==> flow/design.v <==
`timescale 1ns / 1ps
module cordic_advanced #(
    parameter DATA_WIDTH = 18,           
    parameter ANGLE_WIDTH = 32,          
    parameter ITERATIONS = 18,           
    parameter PIPELINE_STAGES = 18       
)(
    input  wire                         clk,
    input  wire                         rst_n,
    input  wire                         enable,
    input  wire signed [DATA_WIDTH-1:0] x_in,
    input  wire signed [DATA_WIDTH-1:0] y_in,
    input  wire signed [ANGLE_WIDTH-1:0] z_in,           
    input  wire                         data_valid_in,
    output wire                         data_ready_out,
    output wire signed [DATA_WIDTH:0]   x_out,
    output wire signed [DATA_WIDTH:0]   y_out,
    output wire signed [ANGLE_WIDTH-1:0] z_out,
    output wire                         data_valid_out,
    input  wire                         data_ready_in,
    output wire                         overflow,
    output wire [15:0]                  iterations_count,
    output wire [31:0]                  throughput_counter
);
    localparam real CORDIC_GAIN = 1.646760258121;
    localparam signed [DATA_WIDTH-1:0] K_INVERSE = 
        (DATA_WIDTH == 16) ? 16'd19898 :
        (DATA_WIDTH == 18) ? 18'd79593 :
        (DATA_WIDTH == 20) ? 20'd318371 : 16'd19898;
    function [ANGLE_WIDTH-1:0] atan_lut;
        input integer idx;
        begin
            case(idx)
                0:  atan_lut = 32'h20000000;   
                1:  atan_lut = 32'h12E4051E;   
                2:  atan_lut = 32'h09FB385B;   
                3:  atan_lut = 32'h051111D4;   
                4:  atan_lut = 32'h028B0D43;   
                5:  atan_lut = 32'h0145D7E1;   
                6:  atan_lut = 32'h00A2F61E;   
                7:  atan_lut = 32'h00517C55;   
                8:  atan_lut = 32'h0028BE53;   
                9:  atan_lut = 32'h00145F2E;   
                10: atan_lut = 32'h000A2F98;   
                11: atan_lut = 32'h000517CC;   
                12: atan_lut = 32'h00028BE6;   
                13: atan_lut = 32'h000145F3;   
                14: atan_lut = 32'h0000A2F9;
                15: atan_lut = 32'h0000517D;
                16: atan_lut = 32'h000028BE;
                17: atan_lut = 32'h0000145F;
                18: atan_lut = 32'h00000A2F;
                19: atan_lut = 32'h00000518;
                20: atan_lut = 32'h0000028C;
                21: atan_lut = 32'h00000146;
                22: atan_lut = 32'h000000A3;
                23: atan_lut = 32'h00000051;
                24: atan_lut = 32'h00000028;
                25: atan_lut = 32'h00000014;
                26: atan_lut = 32'h0000000A;
                27: atan_lut = 32'h00000005;
                28: atan_lut = 32'h00000002;
                29: atan_lut = 32'h00000001;
                default: atan_lut = 32'h00000000;
            endcase
        end
    endfunction
    reg signed [DATA_WIDTH:0]   x_pipe [0:PIPELINE_STAGES];
    reg signed [DATA_WIDTH:0]   y_pipe [0:PIPELINE_STAGES];
    reg signed [ANGLE_WIDTH-1:0] z_pipe [0:PIPELINE_STAGES];
    reg                         valid_pipe [0:PIPELINE_STAGES];
    reg [15:0] iteration_counter;
    reg [31:0] throughput_cnt;
    reg        overflow_flag;
    assign data_ready_out = enable;
    assign data_valid_out = valid_pipe[PIPELINE_STAGES];
    assign iterations_count = iteration_counter;
    assign throughput_counter = throughput_cnt;
    assign overflow = overflow_flag;
    wire [1:0] quadrant;
    assign quadrant = z_in[ANGLE_WIDTH-1:ANGLE_WIDTH-2];
    always @(posedge clk or negedge rst_n) begin
        if (!rst_n) begin
            x_pipe[0] <= 0;
            y_pipe[0] <= 0;
            z_pipe[0] <= 0;
            valid_pipe[0] <= 0;
        end else if (enable && data_valid_in) begin
            valid_pipe[0] <= 1'b1;
            case (quadrant)
                2'b00, 2'b11: begin   
                    x_pipe[0] <= {x_in[DATA_WIDTH-1], x_in};
                    y_pipe[0] <= {y_in[DATA_WIDTH-1], y_in};
                    z_pipe[0] <= z_in;
                end
                2'b01: begin   
                    x_pipe[0] <= -{y_in[DATA_WIDTH-1], y_in};
                    y_pipe[0] <= {x_in[DATA_WIDTH-1], x_in};
                    z_pipe[0] <= {2'b00, z_in[ANGLE_WIDTH-3:0]};
                end
                2'b10: begin   
                    x_pipe[0] <= {y_in[DATA_WIDTH-1], y_in};
                    y_pipe[0] <= -{x_in[DATA_WIDTH-1], x_in};
                    z_pipe[0] <= {2'b11, z_in[ANGLE_WIDTH-3:0]};
                end
            endcase
        end else if (enable) begin
            valid_pipe[0] <= 0;
        end
    end
    genvar i;
    generate
        for (i = 0; i < PIPELINE_STAGES; i = i + 1) begin : cordic_pipeline
            wire decision_sign;
            wire signed [DATA_WIDTH:0] x_shifted, y_shifted;
            assign x_shifted = x_pipe[i] >>> i;
            assign y_shifted = y_pipe[i] >>> i;
            assign decision_sign = z_pipe[i][ANGLE_WIDTH-1];
            always @(posedge clk or negedge rst_n) begin
                if (!rst_n) begin
                    x_pipe[i+1] <= 0;
                    y_pipe[i+1] <= 0;
                    z_pipe[i+1] <= 0;
                    valid_pipe[i+1] <= 0;
                end else if (enable) begin
                    valid_pipe[i+1] <= valid_pipe[i];
                    if (valid_pipe[i]) begin
                        if (decision_sign) begin   
                            x_pipe[i+1] <= x_pipe[i] + y_shifted;
                            y_pipe[i+1] <= y_pipe[i] - x_shifted;
                            z_pipe[i+1] <= z_pipe[i] + atan_lut(i);
                        end else begin   
                            x_pipe[i+1] <= x_pipe[i] - y_shifted;
                            y_pipe[i+1] <= y_pipe[i] + x_shifted;
                            z_pipe[i+1] <= z_pipe[i] - atan_lut(i);
                        end
                    end else begin
                        x_pipe[i+1] <= x_pipe[i];
                        y_pipe[i+1] <= y_pipe[i];
                        z_pipe[i+1] <= z_pipe[i];
                    end
                end
            end
        end
    endgenerate
    assign x_out = x_pipe[PIPELINE_STAGES];
    assign y_out = y_pipe[PIPELINE_STAGES];
    assign z_out = z_pipe[PIPELINE_STAGES];
    always @(posedge clk or negedge rst_n) begin
        if (!rst_n) begin
            overflow_flag <= 0;
        end else begin
            if (valid_pipe[PIPELINE_STAGES]) begin
                overflow_flag <= (x_pipe[PIPELINE_STAGES] == {1'b1, {DATA_WIDTH{1'b0}}}) ||
                                 (y_pipe[PIPELINE_STAGES] == {1'b1, {DATA_WIDTH{1'b0}}});
            end
        end
    end
    always @(posedge clk or negedge rst_n) begin
        if (!rst_n) begin
            iteration_counter <= 0;
            throughput_cnt <= 0;
        end else begin
            if (data_valid_in && enable)
                iteration_counter <= iteration_counter + 1;
            if (data_valid_out && data_ready_in)
                throughput_cnt <= throughput_cnt + 1;
        end
    end
endmodule
module cordic_sincos #(
    parameter DATA_WIDTH = 18,
    parameter ANGLE_WIDTH = 32,
    parameter PIPELINE_STAGES = 18
)(
    input  wire                         clk,
    input  wire                         rst_n,
    input  wire                         enable,
    input  wire signed [ANGLE_WIDTH-1:0] angle,
    input  wire                         angle_valid,
    output wire                         angle_ready,
    output wire signed [DATA_WIDTH:0]   cos_out,
    output wire signed [DATA_WIDTH:0]   sin_out,
    output wire                         result_valid,
    input  wire                         result_ready
);
    localparam signed [DATA_WIDTH-1:0] K_INV = 
        (DATA_WIDTH == 16) ? 16'd19898 :
        (DATA_WIDTH == 18) ? 18'd79593 :
        (DATA_WIDTH == 20) ? 20'd318371 : 16'd19898;
    wire overflow;
    wire [15:0] iter_count;
    wire [31:0] throughput;
    cordic_advanced #(
        .DATA_WIDTH(DATA_WIDTH),
        .ANGLE_WIDTH(ANGLE_WIDTH),
        .ITERATIONS(PIPELINE_STAGES),
        .PIPELINE_STAGES(PIPELINE_STAGES)
    ) cordic_core (
        .clk(clk),
        .rst_n(rst_n),
        .enable(enable),
        .x_in(K_INV),
        .y_in({DATA_WIDTH{1'b0}}),
        .z_in(angle),
        .data_valid_in(angle_valid),
        .data_ready_out(angle_ready),
        .x_out(cos_out),
        .y_out(sin_out),
        .z_out(),
        .data_valid_out(result_valid),
        .data_ready_in(result_ready),
        .overflow(overflow),
        .iterations_count(iter_count),
        .throughput_counter(throughput)
    );
endmodule
* Tool chain data of cordic_advanced
The steps from the RTL of cordic_advanced to its reports follow in flow order.
Line numbers count from 1 in the design file above.
Operators: Yosys type, input widths -> output width; for muxes data width and select width s.
The mark -- stands for no value.
- Top :: cordic_advanced
- Clock :: clk
- Cell library :: sky130hd
- Corner :: tt_025C_1v80

* Elaborated design
Yosys after proc, flatten, opt, wreduce and memory -nomap, before mapping. Print and check cells are not counted. Equal cells are merged and count once.
- Flip-flop bits (word level) :: 1398
- Input port bits :: 73
- Output and inout bits :: 121
- Cells after elaboration :: 314
- $add $sub $neg :: 111
- Equal/unequal tests :: 5
- Mux-type cells :: 113
- Reductions and logical operators :: 6
** Operator list (number)
- $mux 19 :: 72
- $mux 32 :: 36
- $pmux 19 s3 :: 2
- $pmux 32 s3 :: 1
- $add 19x10->19 :: 2
- $sub 19x10->19 :: 2
- $add 19x11->19 :: 2
- $sub 19x11->19 :: 2
- $add 19x12->19 :: 2
- $sub 19x12->19 :: 2
- $add 19x13->19 :: 2
- $sub 19x13->19 :: 2
- $add 19x14->19 :: 2
- $sub 19x14->19 :: 2
- $add 19x15->19 :: 2
- $sub 19x15->19 :: 2
- $add 19x16->19 :: 2
- $sub 19x16->19 :: 2
- $add 19x17->19 :: 2
- $sub 19x17->19 :: 2
- $add 19x18->19 :: 2
- $sub 19x18->19 :: 2
- $sub 19x19->19 :: 2
- $eq 19x19->1 const B :: 2
- $add 19x2->19 :: 2
- $sub 19x2->19 :: 2
- $add 19x3->19 :: 2
- $sub 19x3->19 :: 2
Other operator kinds: 60; their cells: 76.

* Logic depth
Longest topological path by Yosys (ltp), each cell counted once; first at word level (registers and memories cut), then after technology mapping (sequential cells cut; the memories' decode and read muxes count).
- Depth after elaboration :: 3
- ABC_AREA :: 0
- Gate-level depth with buffers :: 18
- Gate-level depth less buffers :: 18

* Synthesis result
The flow's flattened synthesis, as Yosys stat reports it; memories are mapped. The netlist is that of the ABC_AREA named above (0 if unset); the other value can give another one.
The area totals of this step are shown rounded.
- Cell count :: 14926
- Synthesis area :: 124000 µm²
- Area of sequential cells :: 35000 µm²
- Flip-flop cells :: 1398
** Cells by type
- sky130_fd_sc_hd__dfrtp_1 :: number 1398, total area 3.5E+04 µm²
- sky130_fd_sc_hd__ha_1 :: number 1266, total area 1.58E+04 µm²
- sky130_fd_sc_hd__a21oi_1 :: number 2076, total area 1.04E+04 µm²
- sky130_fd_sc_hd__xnor2_1 :: number 908, total area 7.95E+03 µm²
- sky130_fd_sc_hd__mux2i_1 :: number 776, total area 7767.45 µm²
- sky130_fd_sc_hd__nor2_1 :: number 1896, total area 7.12E+03 µm²
- sky130_fd_sc_hd__a21o_1 :: number 551, total area 4.14E+03 µm²
- sky130_fd_sc_hd__xor2_1 :: number 376, total area 3.29E+03 µm²
- sky130_fd_sc_hd__nand2_1 :: number 841, total area 3.16E+03 µm²
- sky130_fd_sc_hd__o21ai_0 :: number 582, total area 2.91E+03 µm²
- sky130_fd_sc_hd__inv_1 :: number 544, total area 2.04E+03 µm²
- sky130_fd_sc_hd__clkbuf_1 :: number 525, total area 1970.64 µm²
- sky130_fd_sc_hd__nand3_1 :: number 313, total area 1.57E+03 µm²
- sky130_fd_sc_hd__nor3_1 :: number 294, total area 1.47E+03 µm²
- sky130_fd_sc_hd__a211oi_1 :: number 178, total area 1.34E+03 µm²
- sky130_fd_sc_hd__nor2b_1 :: number 192, total area 1.2E+03 µm²
- sky130_fd_sc_hd__a31oi_1 :: number 185, total area 1157.36 µm²
- sky130_fd_sc_hd__fa_1 :: number 55, total area 1.1E+03 µm²
Not listed: further types 80, cells in them 1970.

* Path before layout
Path of least setup slack by OpenSTA after synthesis, without wires, with an ideal clock, recovery checks aside; 20% of the period is set as input and as output delay. Where synthesis merged equal registers, the netlist keeps one of their names.
- Path type :: reg2reg
- From :: register z_pipe[7][31]
- To :: register z_pipe[8][30]
- Period :: 4.5 ns
- Data arrival time :: 3.976 ns
- Required time :: 4.374 ns
- Slack :: 0.397 ns
- Path delay :: 4.102 ns
- Stages on the path :: 16
- Synthesis period reached :: 4.103 ns
"path delay" is the arrival time less input delay plus setup time.
"stages on the path" counts driving pins, that of a launching flip-flop among them; a cell with two outputs on the path counts twice.
"synthesis period reached" = period - worst setup slack (recovery checks aside). The figure is calculated, with input and output delays left at 20% of the set period.
The rows between start and end are the longest chain of elaborated cells between them; the timing report does not say that the signal goes this way. Where chains are equally long, one stands for them.
A line is the first line of the expression or statement that the cell stems from. Yosys adds cells for indexed reads and writes and turns some case tables into memories.
At most two assigning lines are given for a register; there are more.
- Cells stage by stage :: sky130_fd_sc_hd__dfrtp_1 sky130_fd_sc_hd__clkbuf_1 sky130_fd_sc_hd__clkbuf_1 sky130_fd_sc_hd__inv_1 sky130_fd_sc_hd__fa_1 sky130_fd_sc_hd__a21o_1 sky130_fd_sc_hd__a21oi_2 sky130_fd_sc_hd__o21ai_1 sky130_fd_sc_hd__a311oi_2 sky130_fd_sc_hd__o21ai_1 sky130_fd_sc_hd__a22oi_2 sky130_fd_sc_hd__a211oi_1 sky130_fd_sc_hd__a21o_1 sky130_fd_sc_hd__a221oi_2 sky130_fd_sc_hd__mux2i_1 sky130_fd_sc_hd__a311o_1
- Cells in the longest elaborated chain :: 2
- Elaborated cells on any way between the ends :: 2
- Source lines of those cells :: 2
- Classes of those cells :: mux (2)
** RTL lines, path post-synthesis
- from (decl) :: RTL line 70 : reg signed [ANGLE_WIDTH-1:0] z_pipe [0:PIPELINE_STAGES];
- from (assign) :: RTL line 131 : z_pipe[i+1] <= z_pipe[i] + atan_lut(i);
- from (assign) :: RTL line 135 : z_pipe[i+1] <= z_pipe[i] - atan_lut(i);
- $mux 32 :: RTL line 128 : if (decision_sign) begin
- $mux 32 :: RTL line 127 : if (valid_pipe[i]) begin
- to (assign) :: RTL line 131
- to (assign) :: RTL line 135
- to (decl) :: RTL line 70

* Timing after layout
Path of least setup slack in the final report of run 1 (OpenROAD, finished layout, wires in). Where an end is a register, its clock arrival counts in the times.
- Path type :: reg2reg
- From :: register y_pipe[1][1]
- To :: register x_pipe[2][17]
- Period :: 4.5 ns
- Data arrival time :: 4.80 ns
- Required time :: 5.20 ns
- Slack :: 0.40 ns
- Stages on the path :: 16
The rows between start and end are the longest chain of elaborated cells between them; the timing report does not say that the signal goes this way. Where chains are equally long, one stands for them.
At most two assigning lines are given for a register; there are more.
- Cells stage by stage :: sky130_fd_sc_hd__dfrtp_1 sky130_fd_sc_hd__inv_1 sky130_fd_sc_hd__ha_1 sky130_fd_sc_hd__mux2_2 sky130_fd_sc_hd__ha_1 sky130_fd_sc_hd__a21o_1 sky130_fd_sc_hd__a21oi_1 sky130_fd_sc_hd__o21bai_1 sky130_fd_sc_hd__a2111oi_0 sky130_fd_sc_hd__nor3_1 sky130_fd_sc_hd__o211ai_1 sky130_fd_sc_hd__a21oi_1 sky130_fd_sc_hd__nor4_1 sky130_fd_sc_hd__nor2_1 sky130_fd_sc_hd__xnor2_1 sky130_fd_sc_hd__o221ai_1
- Cells in the longest elaborated chain :: 3
- Elaborated cells on any way between the ends :: 4
- Source lines of those cells :: 4
- Classes of those cells :: add/sub (2); mux (2)
** RTL lines, path after layout
- from (decl) :: RTL line 69 : reg signed [DATA_WIDTH:0]   y_pipe [0:PIPELINE_STAGES];
- from (assign) :: RTL line 130 : y_pipe[i+1] <= y_pipe[i] - x_shifted;
- from (assign) :: RTL line 134 : y_pipe[i+1] <= y_pipe[i] + x_shifted;
- $sub 19x18->19 :: RTL line 133 : x_pipe[i+1] <= x_pipe[i] - y_shifted;
- $mux 19 :: RTL line 128 : if (decision_sign) begin
- $mux 19 :: RTL line 127 : if (valid_pipe[i]) begin
- to (assign) :: RTL line 129 : x_pipe[i+1] <= x_pipe[i] + y_shifted;
- to (assign) :: RTL line 133
- to (decl) :: RTL line 68 : reg signed [DATA_WIDTH:0]   x_pipe [0:PIPELINE_STAGES];

Subject: cordic_advanced on sky130hd, stored results

Hello all,

cordic_advanced through Yosys and OpenROAD on sky130hd: 3 stored runs, unordered, with their settings and measured results. The constraints put input and output delay at 20% of the set period each and load the outputs with 0.01 pF.
"allowed time less slack (worst setup path)" is the time allowed to the run's worst setup path (the clock period less input and output delay, where it has them) less its slack. Clock arrival times count: a late capture clock shortens it, a late launch clock lengthens it.
The results are shown rounded.

* Run 1
** Files
==> flow/run.sh <==
#!/bin/bash
# the make line also repeats the synthesis and layout settings of config.mk as NAME=value (left out here)
make -C /OpenROAD-flow-scripts/flow DESIGN_CONFIG=/design/flow/config.mk WORK_HOME=/design/flow/orfs CLKGATE_MAP_FILE= finish
==> flow/config.mk <==
export PLATFORM = sky130hd
export DESIGN_NAME = cordic_advanced
export DESIGN_NICKNAME = cordic_advanced
export VERILOG_FILES = /design/flow/design.v
export SDC_FILE = /design/flow/constraint.sdc
export NUM_CORES = 4
export LEC_CHECK = 0
export CAP_MARGIN = 20
export CORE_MARGIN = 9
export CORE_UTILIZATION = 40
export CTS_CLUSTER_DIAMETER = 244
export SLEW_MARGIN = 20
==> flow/constraint.sdc <==
create_clock -name core_clock -period 4.5 [get_ports {clk}]
set_input_delay 0.9000 -clock core_clock [delete_from_list [all_inputs] [get_ports {clk}]]
set_output_delay 0.9000 -clock core_clock [all_outputs]
set_load 0.01 [all_outputs]
** Results
- Standard-cell area of the final layout :: 137000 µm²
- Overall die area :: 330000 µm²
- Allowed time less slack (worst setup path) :: 4.10 ns
- Class of the worst setup path :: reg2reg
- Setup slack of the critical path :: 0.396 ns
- Yosys chip area after synthesis :: 124000 µm²
- Sum of negative setup slack :: 0.000 ns
- Utilization :: 44.5%

* Run 2
** Files
==> flow/run.sh <==
#!/bin/bash
# the make line also repeats the synthesis and layout settings of config.mk as NAME=value (left out here)
make -C /OpenROAD-flow-scripts/flow DESIGN_CONFIG=/design/flow/config.mk WORK_HOME=/design/flow/orfs CLKGATE_MAP_FILE= finish
==> flow/config.mk <==
export PLATFORM = sky130hd
export DESIGN_NAME = cordic_advanced
export DESIGN_NICKNAME = cordic_advanced
export VERILOG_FILES = /design/flow/design.v
export SDC_FILE = /design/flow/constraint.sdc
export NUM_CORES = 4
export LEC_CHECK = 0
export CAP_MARGIN = 20
export CELL_PAD_IN_SITES_DETAIL_PLACEMENT = 1
export CORE_MARGIN = 2
export CORE_UTILIZATION = 55
export CTS_CLUSTER_DIAMETER = 354
export CTS_CLUSTER_SIZE = 12
export PLACE_DENSITY_LB_ADDON = 0.25
export SETUP_SLACK_MARGIN = 0.21
export SLEW_MARGIN = 20
==> flow/constraint.sdc <==
create_clock -name core_clock -period 2.84 [get_ports {clk}]
set_input_delay 0.5680 -clock core_clock [delete_from_list [all_inputs] [get_ports {clk}]]
set_output_delay 0.5680 -clock core_clock [all_outputs]
set_load 0.01 [all_outputs]
** Results
Unfinished; error DPL-0033 in placement.

* Run 3
** Files
==> flow/run.sh <==
#!/bin/bash
# the make line also repeats the synthesis and layout settings of config.mk as NAME=value (left out here)
make -C /OpenROAD-flow-scripts/flow DESIGN_CONFIG=/design/flow/config.mk WORK_HOME=/design/flow/orfs CLKGATE_MAP_FILE= finish
==> flow/config.mk <==
export PLATFORM = sky130hd
export DESIGN_NAME = cordic_advanced
export DESIGN_NICKNAME = cordic_advanced
export VERILOG_FILES = /design/flow/design.v
export SDC_FILE = /design/flow/constraint.sdc
export NUM_CORES = 4
export LEC_CHECK = 0
export CAP_MARGIN = 20
export CELL_PAD_IN_SITES_GLOBAL_PLACEMENT = 3
export CORE_MARGIN = 2
export CORE_UTILIZATION = 15
export CTS_CLUSTER_SIZE = 84
export GPL_TIMING_DRIVEN = 1
export HOLD_SLACK_MARGIN = -0.07
export MAX_ROUTING_LAYER = met4
export MIN_ROUTING_LAYER = met2
export PLACE_DENSITY_LB_ADDON = 0.17
export SETUP_SLACK_MARGIN = 1.02
export SLEW_MARGIN = 20
==> flow/constraint.sdc <==
create_clock -name core_clock -period 6.37 [get_ports {clk}]
set_input_delay 1.2740 -clock core_clock [delete_from_list [all_inputs] [get_ports {clk}]]
set_output_delay 1.2740 -clock core_clock [all_outputs]
set_load 0.01 [all_outputs]
** Results
- Standard-cell area of the final layout :: 147000 µm²
- Overall die area :: 833000 µm²
- Allowed time less slack (worst setup path) :: 4.66 ns
- Class of the worst setup path :: reg2reg
- Setup slack of the critical path :: 1.71 ns
- Yosys chip area after synthesis :: 124000 µm²
- Sum of negative setup slack :: 0.000 ns
- Utilization :: 17.8%

Thanks
